==> flow/design.v <==
module fir_filter(
    input               		clk,
    input               		n_rst,
    input  		signed	[7:0] 	din,    
    output reg 	signed 	[7:0] 	dout 
);
localparam signed B0 = -24;
localparam signed B1 = -21;
localparam signed B2 =   0;
localparam signed B3 =  37;
localparam signed B4 =  80;
localparam signed B5 = 114;
localparam signed B6 = 127;
reg signed [7:0] din_d;
reg signed [7:0] din_d1;
reg signed [7:0] din_d2;
reg signed [7:0] din_d3;
reg signed [7:0] din_d4;
reg signed [7:0] din_d5;
reg signed [7:0] din_d6;
reg signed [7:0] din_d7;
reg signed [7:0] din_d8;
reg signed [7:0] din_d9;
reg signed [7:0] din_d10;
reg signed [7:0] din_d11;
reg signed [7:0] din_d12;
wire signed [8:0] sum_w0;
wire signed [8:0] sum_w1;
wire signed [8:0] sum_w2;
wire signed [8:0] sum_w3;
wire signed [8:0] sum_w4;
wire signed [8:0] sum_w5;
wire signed [8:0] sum_w6;
wire signed [16:0] mul_0;
wire signed [16:0] mul_1;
wire signed [16:0] mul_2;
wire signed [16:0] mul_3;
wire signed [16:0] mul_4;
wire signed [16:0] mul_5;
wire signed [16:0] mul_6;
reg signed [16:0] mul_0d;
reg signed [16:0] mul_1d;
reg signed [16:0] mul_2d;
reg signed [16:0] mul_3d;
reg signed [16:0] mul_4d;
reg signed [16:0] mul_5d;
reg signed [16:0] mul_6d;
wire signed [17:0] sum_w00;
wire signed [17:0] sum_w01;
wire signed [17:0] sum_w02;
wire signed [17:0] sum_w03;
reg signed [17:0] sum_w00d;
reg signed [17:0] sum_w01d;
reg signed [17:0] sum_w02d;
reg signed [17:0] sum_w03d;
wire signed [18:0] sum_w000;
wire signed [18:0] sum_w001;
wire signed [19:0] sum_all;
wire signed [7:0] sum_finish;
always @(posedge clk or negedge n_rst) begin
	if (!n_rst) begin 
		din_d <= 8'h0;
	end
	else begin 
		din_d <= din;
	end
end
always @(posedge clk or negedge n_rst) begin
    if (!n_rst) begin 
        dout <= 8'sd0;
	end
    else begin 
        dout <= sum_finish;
	end
end
always @(posedge clk or negedge n_rst) begin
    if (!n_rst) begin
        din_d1  <= 8'sd0; 
        din_d2  <= 8'sd0; 
        din_d3  <= 8'sd0; 
        din_d4  <= 8'sd0;
        din_d5  <= 8'sd0; 
        din_d6  <= 8'sd0; 
        din_d7  <= 8'sd0; 
        din_d8  <= 8'sd0;
        din_d9  <= 8'sd0; 
        din_d10 <= 8'sd0; 
        din_d11 <= 8'sd0; 
        din_d12 <= 8'sd0;
    end else begin
        din_d1  <= din_d;
        din_d2  <= din_d1;
        din_d3  <= din_d2;
        din_d4  <= din_d3;
        din_d5  <= din_d4;
        din_d6  <= din_d5;
        din_d7  <= din_d6;
        din_d8  <= din_d7;
        din_d9  <= din_d8;
        din_d10 <= din_d9;
        din_d11 <= din_d10;
        din_d12 <= din_d11;
    end
end
assign sum_w0 = $signed(din_d) + $signed(din_d12);
assign sum_w1 = $signed(din_d1) + $signed(din_d11);
assign sum_w2 = $signed(din_d2) + $signed(din_d10);
assign sum_w3 = $signed(din_d3) + $signed(din_d9);
assign sum_w4 = $signed(din_d4) + $signed(din_d8);
assign sum_w5 = $signed(din_d5) + $signed(din_d7);
assign sum_w6 = {din_d6[7], din_d6};   
assign mul_0 = $signed(B0) * $signed(sum_w0);
assign mul_1 = $signed(B1) * $signed(sum_w1);
assign mul_2 = $signed(B2) * $signed(sum_w2);
assign mul_3 = $signed(B3) * $signed(sum_w3);
assign mul_4 = $signed(B4) * $signed(sum_w4);
assign mul_5 = $signed(B5) * $signed(sum_w5);
assign mul_6 = $signed(B6) * $signed(sum_w6);
always @(posedge clk or negedge n_rst) begin
    if (!n_rst) begin 
        mul_0d <= 17'sd0;
        mul_1d <= 17'sd0;
        mul_2d <= 17'sd0;
        mul_3d <= 17'sd0;
        mul_4d <= 17'sd0;
        mul_5d <= 17'sd0;
        mul_6d <= 17'sd0;
    end 
	else begin 
        mul_0d <= mul_0;
        mul_1d <= mul_1;
        mul_2d <= mul_2;
        mul_3d <= mul_3;
        mul_4d <= mul_4;
        mul_5d <= mul_5;
        mul_6d <= mul_6;
    end
end
assign sum_w00 = $signed(mul_0d) + $signed(mul_1d); 
assign sum_w01 = $signed(mul_2d) + $signed(mul_3d); 
assign sum_w02 = $signed(mul_4d) + $signed(mul_5d);
assign sum_w03 = $signed(mul_6d);
always @(posedge clk or negedge n_rst) begin
    if (!n_rst) begin
        sum_w00d <= 18'sd0;
        sum_w01d <= 18'sd0;
        sum_w02d <= 18'sd0;
        sum_w03d <= 18'sd0;
    end 
	else begin
        sum_w00d <= sum_w00;
        sum_w01d <= sum_w01;
        sum_w02d <= sum_w02;
        sum_w03d <= sum_w03;
    end
end
assign sum_w000 = $signed(sum_w00d) + $signed(sum_w01d); 
assign sum_w001 = $signed(sum_w02d) + $signed(sum_w03d);
assign sum_all = $signed(sum_w000) + $signed(sum_w001);
assign sum_finish =	((sum_all[19]) && (sum_all[18:16] != 3'b111))? 8'h81 : 
 					((!sum_all[19]) && (sum_all[18:16] != 3'b000))? 8'h7F : sum_all[16:9];
endmodule
Memo
Re: synthesis data of fir_filter

From RTL to reports: fir_filter
Tool output for the design above before and after an edit, in the order of the flow.
Lines under "original" count in the file above, lines under "edited" in the edited file.
"difference": "edited" minus "original" as printed here. "rel. change": 100 x difference / "original".
Operators: Yosys type, input widths -> output width; for muxes data width and select width s.
Cell names lack the library's common part.
Not given: n/a
- top: fir_filter
- clock port: clk
- standard-cell library: sky130hd
- timing corner: tt_025C_1v80

Diff
The edit as a unified diff against the file above.
The edited RTL no longer does the same as the RTL above: the edit was made by script, with no optimisation intended.
begin of diff
@@ -52,5 +52,5 @@
 reg signed [17:0] sum_w00d;
 reg signed [17:0] sum_w01d;
-reg signed [17:0] sum_w02d;
+reg signed [8:0] sum_w02d;
 reg signed [17:0] sum_w03d;
 wire signed [18:0] sum_w000;
end of diff

Elaborated design
Source: Yosys, flattened and elaborated, memories not mapped. Widths are those after wreduce; folded enables and synchronous resets count as part of the registers. Registers that Yosys merges into a memory's read port (data or address) are not register bits. Print and check cells do not count. Equal cells are merged and count once.
- word-level totals (element ; original ; edited ; difference ; rel. change (%)):
    bits in latches ; 0 ; 0 ; 0 ; n/a
    input port bits ; 10 ; 10 ; 0 ; 0.00
    cells after elaboration ; 47 ; 47 ; 0 ; 0.00
    bits in read-only memories ; 0 ; 0 ; 0 ; n/a
    bits in registers ; 266 ; 241 ; -25 ; -9.40
    bits in writable memories ; 0 ; 0 ; 0 ; n/a
    word width x clocked read ports ; 0 ; 0 ; 0 ; n/a
    memory cells ; 0 ; 0 ; 0 ; n/a
- cells by class (element ; original ; edited ; difference ; rel. change (%)):
    bitwise gates (word level) ; 0 ; 0 ; 0 ; n/a
    mux-type cells ; 2 ; 2 ; 0 ; 0.00
    add/subtract/negate cells ; 10 ; 10 ; 0 ; 0.00
    $lt $le $gt $ge ; 0 ; 0 ; 0 ; n/a
    eq/ne operators ; 1 ; 1 ; 0 ; 0.00
    divide/modulo/power cells ; 0 ; 0 ; 0 ; n/a
    shift operators ; 0 ; 0 ; 0 ; n/a
    $mul ; 6 ; 6 ; 0 ; 0.00
    reduce/logical cells ; 4 ; 4 ; 0 ; 0.00
- operators with widths (kind ; original ; edited ; difference ; rel. change (%)):
    $mul 7x9->16 const A ; 2 ; 1 ; -1 ; -50.00
    $add 18x16->19 ; 1 ; 0 ; -1 ; -100.00
    $add 19x19->20 ; 1 ; 0 ; -1 ; -100.00
    $mul 4x9->13 const A ; 1 ; 0 ; -1 ; -100.00
    $add 9x16->17 ; 0 ; 1 ; +1 ; n/a
    $add 9x9->9 ; 0 ; 1 ; +1 ; n/a
    $mul 4x9->5 const A ; 0 ; 1 ; +1 ; n/a
    $mul 7x9->8 const A ; 0 ; 1 ; +1 ; n/a
    $add 8x8->9 ; 5 ; 5 ; 0 ; 0.00
    $logic_and 1x1->1 ; 2 ; 2 ; 0 ; 0.00
    $mux 8 ; 2 ; 2 ; 0 ; 0.00
    $add 15x15->16 ; 1 ; 1 ; 0 ; 0.00
    $add 16x16->17 ; 1 ; 1 ; 0 ; 0.00
    $add 17x17->18 ; 1 ; 1 ; 0 ; 0.00
    $logic_not 1->1 ; 1 ; 1 ; 0 ; 0.00
    $mul 3x9->12 const A ; 1 ; 1 ; 0 ; 0.00
    $mul 6x9->15 const A ; 1 ; 1 ; 0 ; 0.00
    $mul 8x8->16 const A ; 1 ; 1 ; 0 ; 0.00
    $ne 3x3->1 const B ; 1 ; 1 ; 0 ; 0.00
    $reduce_bool 3->1 ; 1 ; 1 ; 0 ; 0.00

Logic depth
Longest topological path by Yosys (ltp), each cell counted once; first at word level (registers and memories cut), then after technology mapping (sequential cells cut; the memories' decode and read muxes count).
- depth (element ; original ; edited ; difference ; rel. change (%)):
    depth in word-level cells ; 6 ; 6 ; 0 ; 0.00
    ABC_AREA ; 0 ; 0 ; n/a ; n/a
    gate-level depth with buffers ; 24 ; 23 ; -1 ; -4.17
    gate-level depth less buffers ; 24 ; 23 ; -1 ; -4.17

Mapped cells and area
The flow's flattened synthesis, as Yosys stat reports it; memories are mapped. The netlist is that of the ABC_AREA named above (0 if unset); the other value can give another one.
- mapped netlist (element ; original ; edited ; difference ; rel. change (%)):
    synthesis area (sq um) ; 16040.4 ; 13441.6 ; -2598.8 ; -16.20
    buffer cells ; 0 ; 2 ; +2 ; n/a
    sequential area (sq um) ; 6581.3 ; 5955.7 ; -625.6 ; -9.51
    cells in the netlist ; 1382 ; 1086 ; -296 ; -21.42
    flip-flop cells ; 263 ; 238 ; -25 ; -9.51
- cells by type (type ; original ; edited ; difference ; rel. change (%)):
    inv_1 ; 255 ; 147 ; -108 ; -42.35
    ha_1 ; 277 ; 213 ; -64 ; -23.10
    a21oi_1 ; 86 ; 59 ; -27 ; -31.40
    xnor2_1 ; 91 ; 65 ; -26 ; -28.57
    dfrtp_1 ; 263 ; 238 ; -25 ; -9.51
    a21o_1 ; 41 ; 17 ; -24 ; -58.54
    o21bai_1 ; 32 ; 11 ; -21 ; -65.62
    xor2_1 ; 33 ; 22 ; -11 ; -33.33
    nand2_1 ; 23 ; 31 ; +8 ; +34.78
    nor3_1 ; 18 ; 24 ; +6 ; +33.33
    nor2b_1 ; 16 ; 10 ; -6 ; -37.50
    nand2b_1 ; 12 ; 8 ; -4 ; -33.33
    a21boi_0 ; 8 ; 5 ; -3 ; -37.50
    nand4_1 ; 5 ; 2 ; -3 ; -60.00
    o31a_1 ; 0 ; 3 ; +3 ; n/a
    o21a_1 ; 10 ; 8 ; -2 ; -20.00
    nand3_1 ; 4 ; 6 ; +2 ; +50.00
    and3_1 ; 3 ; 5 ; +2 ; +66.67
Not every row of either side is listed.

Timing after synthesis
Source: OpenSTA report_checks on the synthesized netlist (no wires, ideal clock, input and output delay 20% of the period each), path of least setup slack; recovery checks are left aside. Register names are those of the netlist, which keeps one name where synthesis merged equal registers.
- timing path post-synthesis (element ; original ; edited ; difference ; rel. change (%)):
    path kind ; register -> register ; register -> register ; n/a ; n/a
    from ; register din_d3[0] ; register din_d1[0] ; n/a ; n/a
    to ; register mul_3d[15] ; register mul_1d[14] ; n/a ; n/a
    period (ns) ; 6.0 ; 6.0 ; 0.0 ; 0.00
    slack (ns) ; 0.833 ; 0.828 ; -0.005 ; n/a
    stages ; 24 ; 24 ; 0 ; 0.00
    arrival time (ns) ; 5.085 ; 5.093 ; +0.008 ; +0.16
    path buffers ; 0 ; 0 ; 0 ; n/a
    path delay (ns) ; 5.167 ; 5.172 ; +0.005 ; +0.10
    data required time (ns) ; 5.918 ; 5.921 ; +0.003 ; +0.05
    setup time (ns) ; 0.082 ; 0.079 ; -0.003 ; n/a
    synthesis period reached (ns) ; 5.167 ; 5.172 ; +0.005 ; +0.10
"path delay" is the arrival time less input delay plus setup time.
"stages": output pins that drive a net of the path, with the launching flip-flop's if there is one; two outputs of one cell count as two.
"synthesis period reached" is the clock period less the worst setup slack; recovery checks do not enter. This is arithmetic on one report: input and output delays are still those of the set period (20% each).
The rows between start and end are the longest chain of elaborated cells between them; the timing report does not say that the signal goes this way. Where chains are equally long, one stands for them.
Each line given opens the expression or statement behind the cell; cells for indexed reads and writes are added by Yosys, which also makes memories of some case tables.
Between the ends, post-synthesis, original:
- path through: dfrtp_1 ha_1 inv_1 fa_1 inv_1 a21oi_1 o21bai_1 a21oi_1 o21bai_1 a211oi_1 mux2i_1 inv_1 ha_1 inv_1 fa_1 fa_1 inv_1 ha_1 and3_1 a21oi_1 o21ai_0 o21a_1 o21ai_0 xnor2_1
- cells in the longest elaborated chain at 2
- elaborated cells on any way between the ends at 2
- those cells by class: 1 x add/sub; 1 x mul
- RTL lines, path post-synthesis, original (element ; RTL line ; source):
    from (decl) ; 17 ; reg signed [7:0] din_d3;
    from (assign) ; 80 ; din_d3  <= 8'sd0;
    from (assign) ; 93 ; din_d3  <= din_d2;
    $add 8x8->9 ; 108 ; assign sum_w3 = $signed(din_d3) + $signed(din_d9);
    $mul 7x9->16 ; 115 ; assign mul_3 = $signed(B3) * $signed(sum_w3);
    to (assign) ; 124 ; mul_3d <= 17'sd0;
    to (assign) ; 133 ; mul_3d <= mul_3;
    to (decl) ; 44 ; reg signed [16:0] mul_3d;
Between the ends, post-synthesis, edited:
- path through: dfrtp_1 ha_1 inv_1 fa_1 nor2b_1 o21ai_0 a21boi_0 o21a_1 or2_2 xor2_1 ha_1 inv_1 fa_1 inv_1 fa_1 ha_1 ha_1 a21o_1 a21oi_1 o21bai_1 a2111oi_0 o31ai_1 a21oi_1 xor2_1
- cells in the longest elaborated chain at 2
- elaborated cells on any way between the ends at 2
- those cells by class: 1 x add/sub; 1 x mul
- RTL lines, path post-synthesis, edited (element ; RTL line ; source):
    from (decl) ; 15 ; reg signed [7:0] din_d1;
    from (assign) ; 78 ; din_d1  <= 8'sd0;
    from (assign) ; 91 ; din_d1  <= din_d;
    $add 8x8->9 ; 106 ; assign sum_w1 = $signed(din_d1) + $signed(din_d11);
    $mul 6x9->15 ; 113 ; assign mul_1 = $signed(B1) * $signed(sum_w1);
    to (assign) ; 122 ; mul_1d <= 17'sd0;
    to (assign) ; 131 ; mul_1d <= mul_1;
    to (decl) ; 42 ; reg signed [16:0] mul_1d;

Timing after layout
Path of least setup slack in the final report of each run of pair A (OpenROAD, finished layout, wires in). Where an end is a register, its clock arrival counts in the times.
- timing path after layout (element ; original ; edited ; difference ; rel. change (%)):
    path kind ; register -> register ; register -> register ; n/a ; n/a
    from ; register din_d1[0] ; register din_d1[0] ; n/a ; n/a
    to ; register mul_1d[14] ; register mul_1d[14] ; n/a ; n/a
    arrival time (ns) ; 5.92 ; 6.00 ; +0.08 ; +1.35
    stages ; 23 ; 24 ; +1 ; +4.35
    period (ns) ; 6.0 ; 6.0 ; 0.0 ; 0.00
    path buffers ; 0 ; 0 ; 0 ; n/a
    slack (ns) ; 0.54 ; 0.47 ; -0.07 ; n/a
    data required time (ns) ; 6.47 ; 6.47 ; 0.00 ; 0.00
    setup time (ns) ; 0.08 ; 0.07 ; -0.01 ; n/a
The rows between start and end are the longest chain of elaborated cells between them; the timing report does not say that the signal goes this way. Where chains are equally long, one stands for them.
Between the ends, after layout, original:
- path through: dfrtp_1 ha_1 fa_1 a21oi_1 nor2_1 nor2_1 o21bai_1 a21oi_1 xnor2_1 ha_1 fa_1 fa_1 ha_1 ha_1 a21o_1 a21oi_1 o21bai_1 a21oi_1 o21bai_1 a21oi_1 o21bai_1 a21oi_1 xnor2_1
- cells in the longest elaborated chain at 2
- elaborated cells on any way between the ends at 2
- those cells by class: 1 x add/sub; 1 x mul
- RTL lines, path after layout, original (element ; RTL line ; source):
    from (decl) ; 15 ; reg signed [7:0] din_d1;
    from (assign) ; 78 ; din_d1  <= 8'sd0;
    from (assign) ; 91 ; din_d1  <= din_d;
    $add 8x8->9 ; 106 ; assign sum_w1 = $signed(din_d1) + $signed(din_d11);
    $mul 6x9->15 ; 113 ; assign mul_1 = $signed(B1) * $signed(sum_w1);
    to (assign) ; 122 ; mul_1d <= 17'sd0;
    to (assign) ; 131 ; mul_1d <= mul_1;
    to (decl) ; 42 ; reg signed [16:0] mul_1d;
Between the ends, after layout, edited:
- path through: dfrtp_1 ha_1 inv_1 fa_1 nor2b_1 o21ai_0 a21boi_0 o21a_1 or2_2 xor2_1 ha_1 inv_1 fa_1 inv_1 fa_1 ha_1 ha_1 a21o_1 a21oi_1 o21bai_1 a2111oi_1 o31ai_1 a21oi_1 xor2_1
- cells in the longest elaborated chain at 2
- elaborated cells on any way between the ends at 2
- those cells by class: 1 x add/sub; 1 x mul
- RTL lines, path after layout, edited (element ; RTL line ; source):
    from (decl) ; 15 ; reg signed [7:0] din_d1;
    from (assign) ; 78 ; din_d1  <= 8'sd0;
    from (assign) ; 91 ; din_d1  <= din_d;
    $add 8x8->9 ; 106 ; assign sum_w1 = $signed(din_d1) + $signed(din_d11);
    $mul 6x9->15 ; 113 ; assign mul_1 = $signed(B1) * $signed(sum_w1);
    to (assign) ; 122 ; mul_1d <= 17'sd0;
    to (assign) ; 131 ; mul_1d <= mul_1;
    to (decl) ; 42 ; reg signed [16:0] mul_1d;

Flow runs
Both versions went through the flow (Yosys, OpenROAD) with the same settings in each pair. Constraints: input delay and output delay 20% of the set period each, output load 0.01 pF.
Flow settings, pair A:
- period_ns at 6.0
- CAP_MARGIN: 20
- noted CORE_MARGIN: 2
- CORE_UTILIZATION at 40
- SLEW_MARGIN at 20
- final reports, pair A (element ; original ; edited ; difference ; rel. change (%)):
    utilization of the finished layout (%) ; 45.5 ; 45.5 ; 0.0 ; n/a
    worst-case hold slack (ns) ; 0.342 ; 0.345 ; +0.003 ; n/a
    cell area after synthesis (sq um) ; 16040.4 ; 13441.6 ; -2598.8 ; -16.20
    overall die area (sq um) ; 41718.1 ; 35086.9 ; -6631.2 ; -15.90
    standard-cell area after layout (sq um) ; 18017.3 ; 15135.8 ; -2881.5 ; -15.99
    achieved period (ns) ; 5.457 ; 5.528 ; +0.071 ; +1.30
    setup slack of the critical path (ns) ; 0.543 ; 0.472 ; -0.071 ; n/a
    total negative slack on setup checks (ns) ; 0.000 ; 0.000 ; 0.000 ; n/a
Flow settings, pair B:
- CAP_MARGIN: 15
- noted CELL_PAD_IN_SITES_DETAIL_PLACEMENT: 0
- noted CORE_ASPECT_RATIO: 1.93
- noted CORE_MARGIN: 4
- CORE_UTILIZATION at 24
- CTS_CLUSTER_SIZE at 66
- GPL_TIMING_DRIVEN at 1
- PLACE_DENSITY at 0.44
- noted TNS_END_PERCENT: 10
- period_ns at 8.79
- SLEW_MARGIN at 20
- final reports, pair B (element ; original ; edited ; difference ; rel. change (%)):
    utilization of the finished layout (%) ; 27.7 ; 27.6 ; -0.1 ; n/a
    worst-case hold slack (ns) ; 0.343 ; 0.338 ; -0.005 ; n/a
    cell area after synthesis (sq um) ; 16040.4 ; 13441.6 ; -2598.8 ; -16.20
    overall die area (sq um) ; 71261.1 ; 60063.8 ; -11197.3 ; -15.71
    standard-cell area after layout (sq um) ; 18347.6 ; 15356.0 ; -2991.6 ; -16.31
    achieved period (ns) ; 5.511 ; 5.705 ; +0.194 ; +3.52
    setup slack of the critical path (ns) ; 3.279 ; 3.085 ; -0.194 ; n/a
    total negative slack on setup checks (ns) ; 0.000 ; 0.000 ; 0.000 ; n/a
"achieved period" = clock period - worst setup slack. The figure is calculated, with input and output delays left at 20% of the set period.
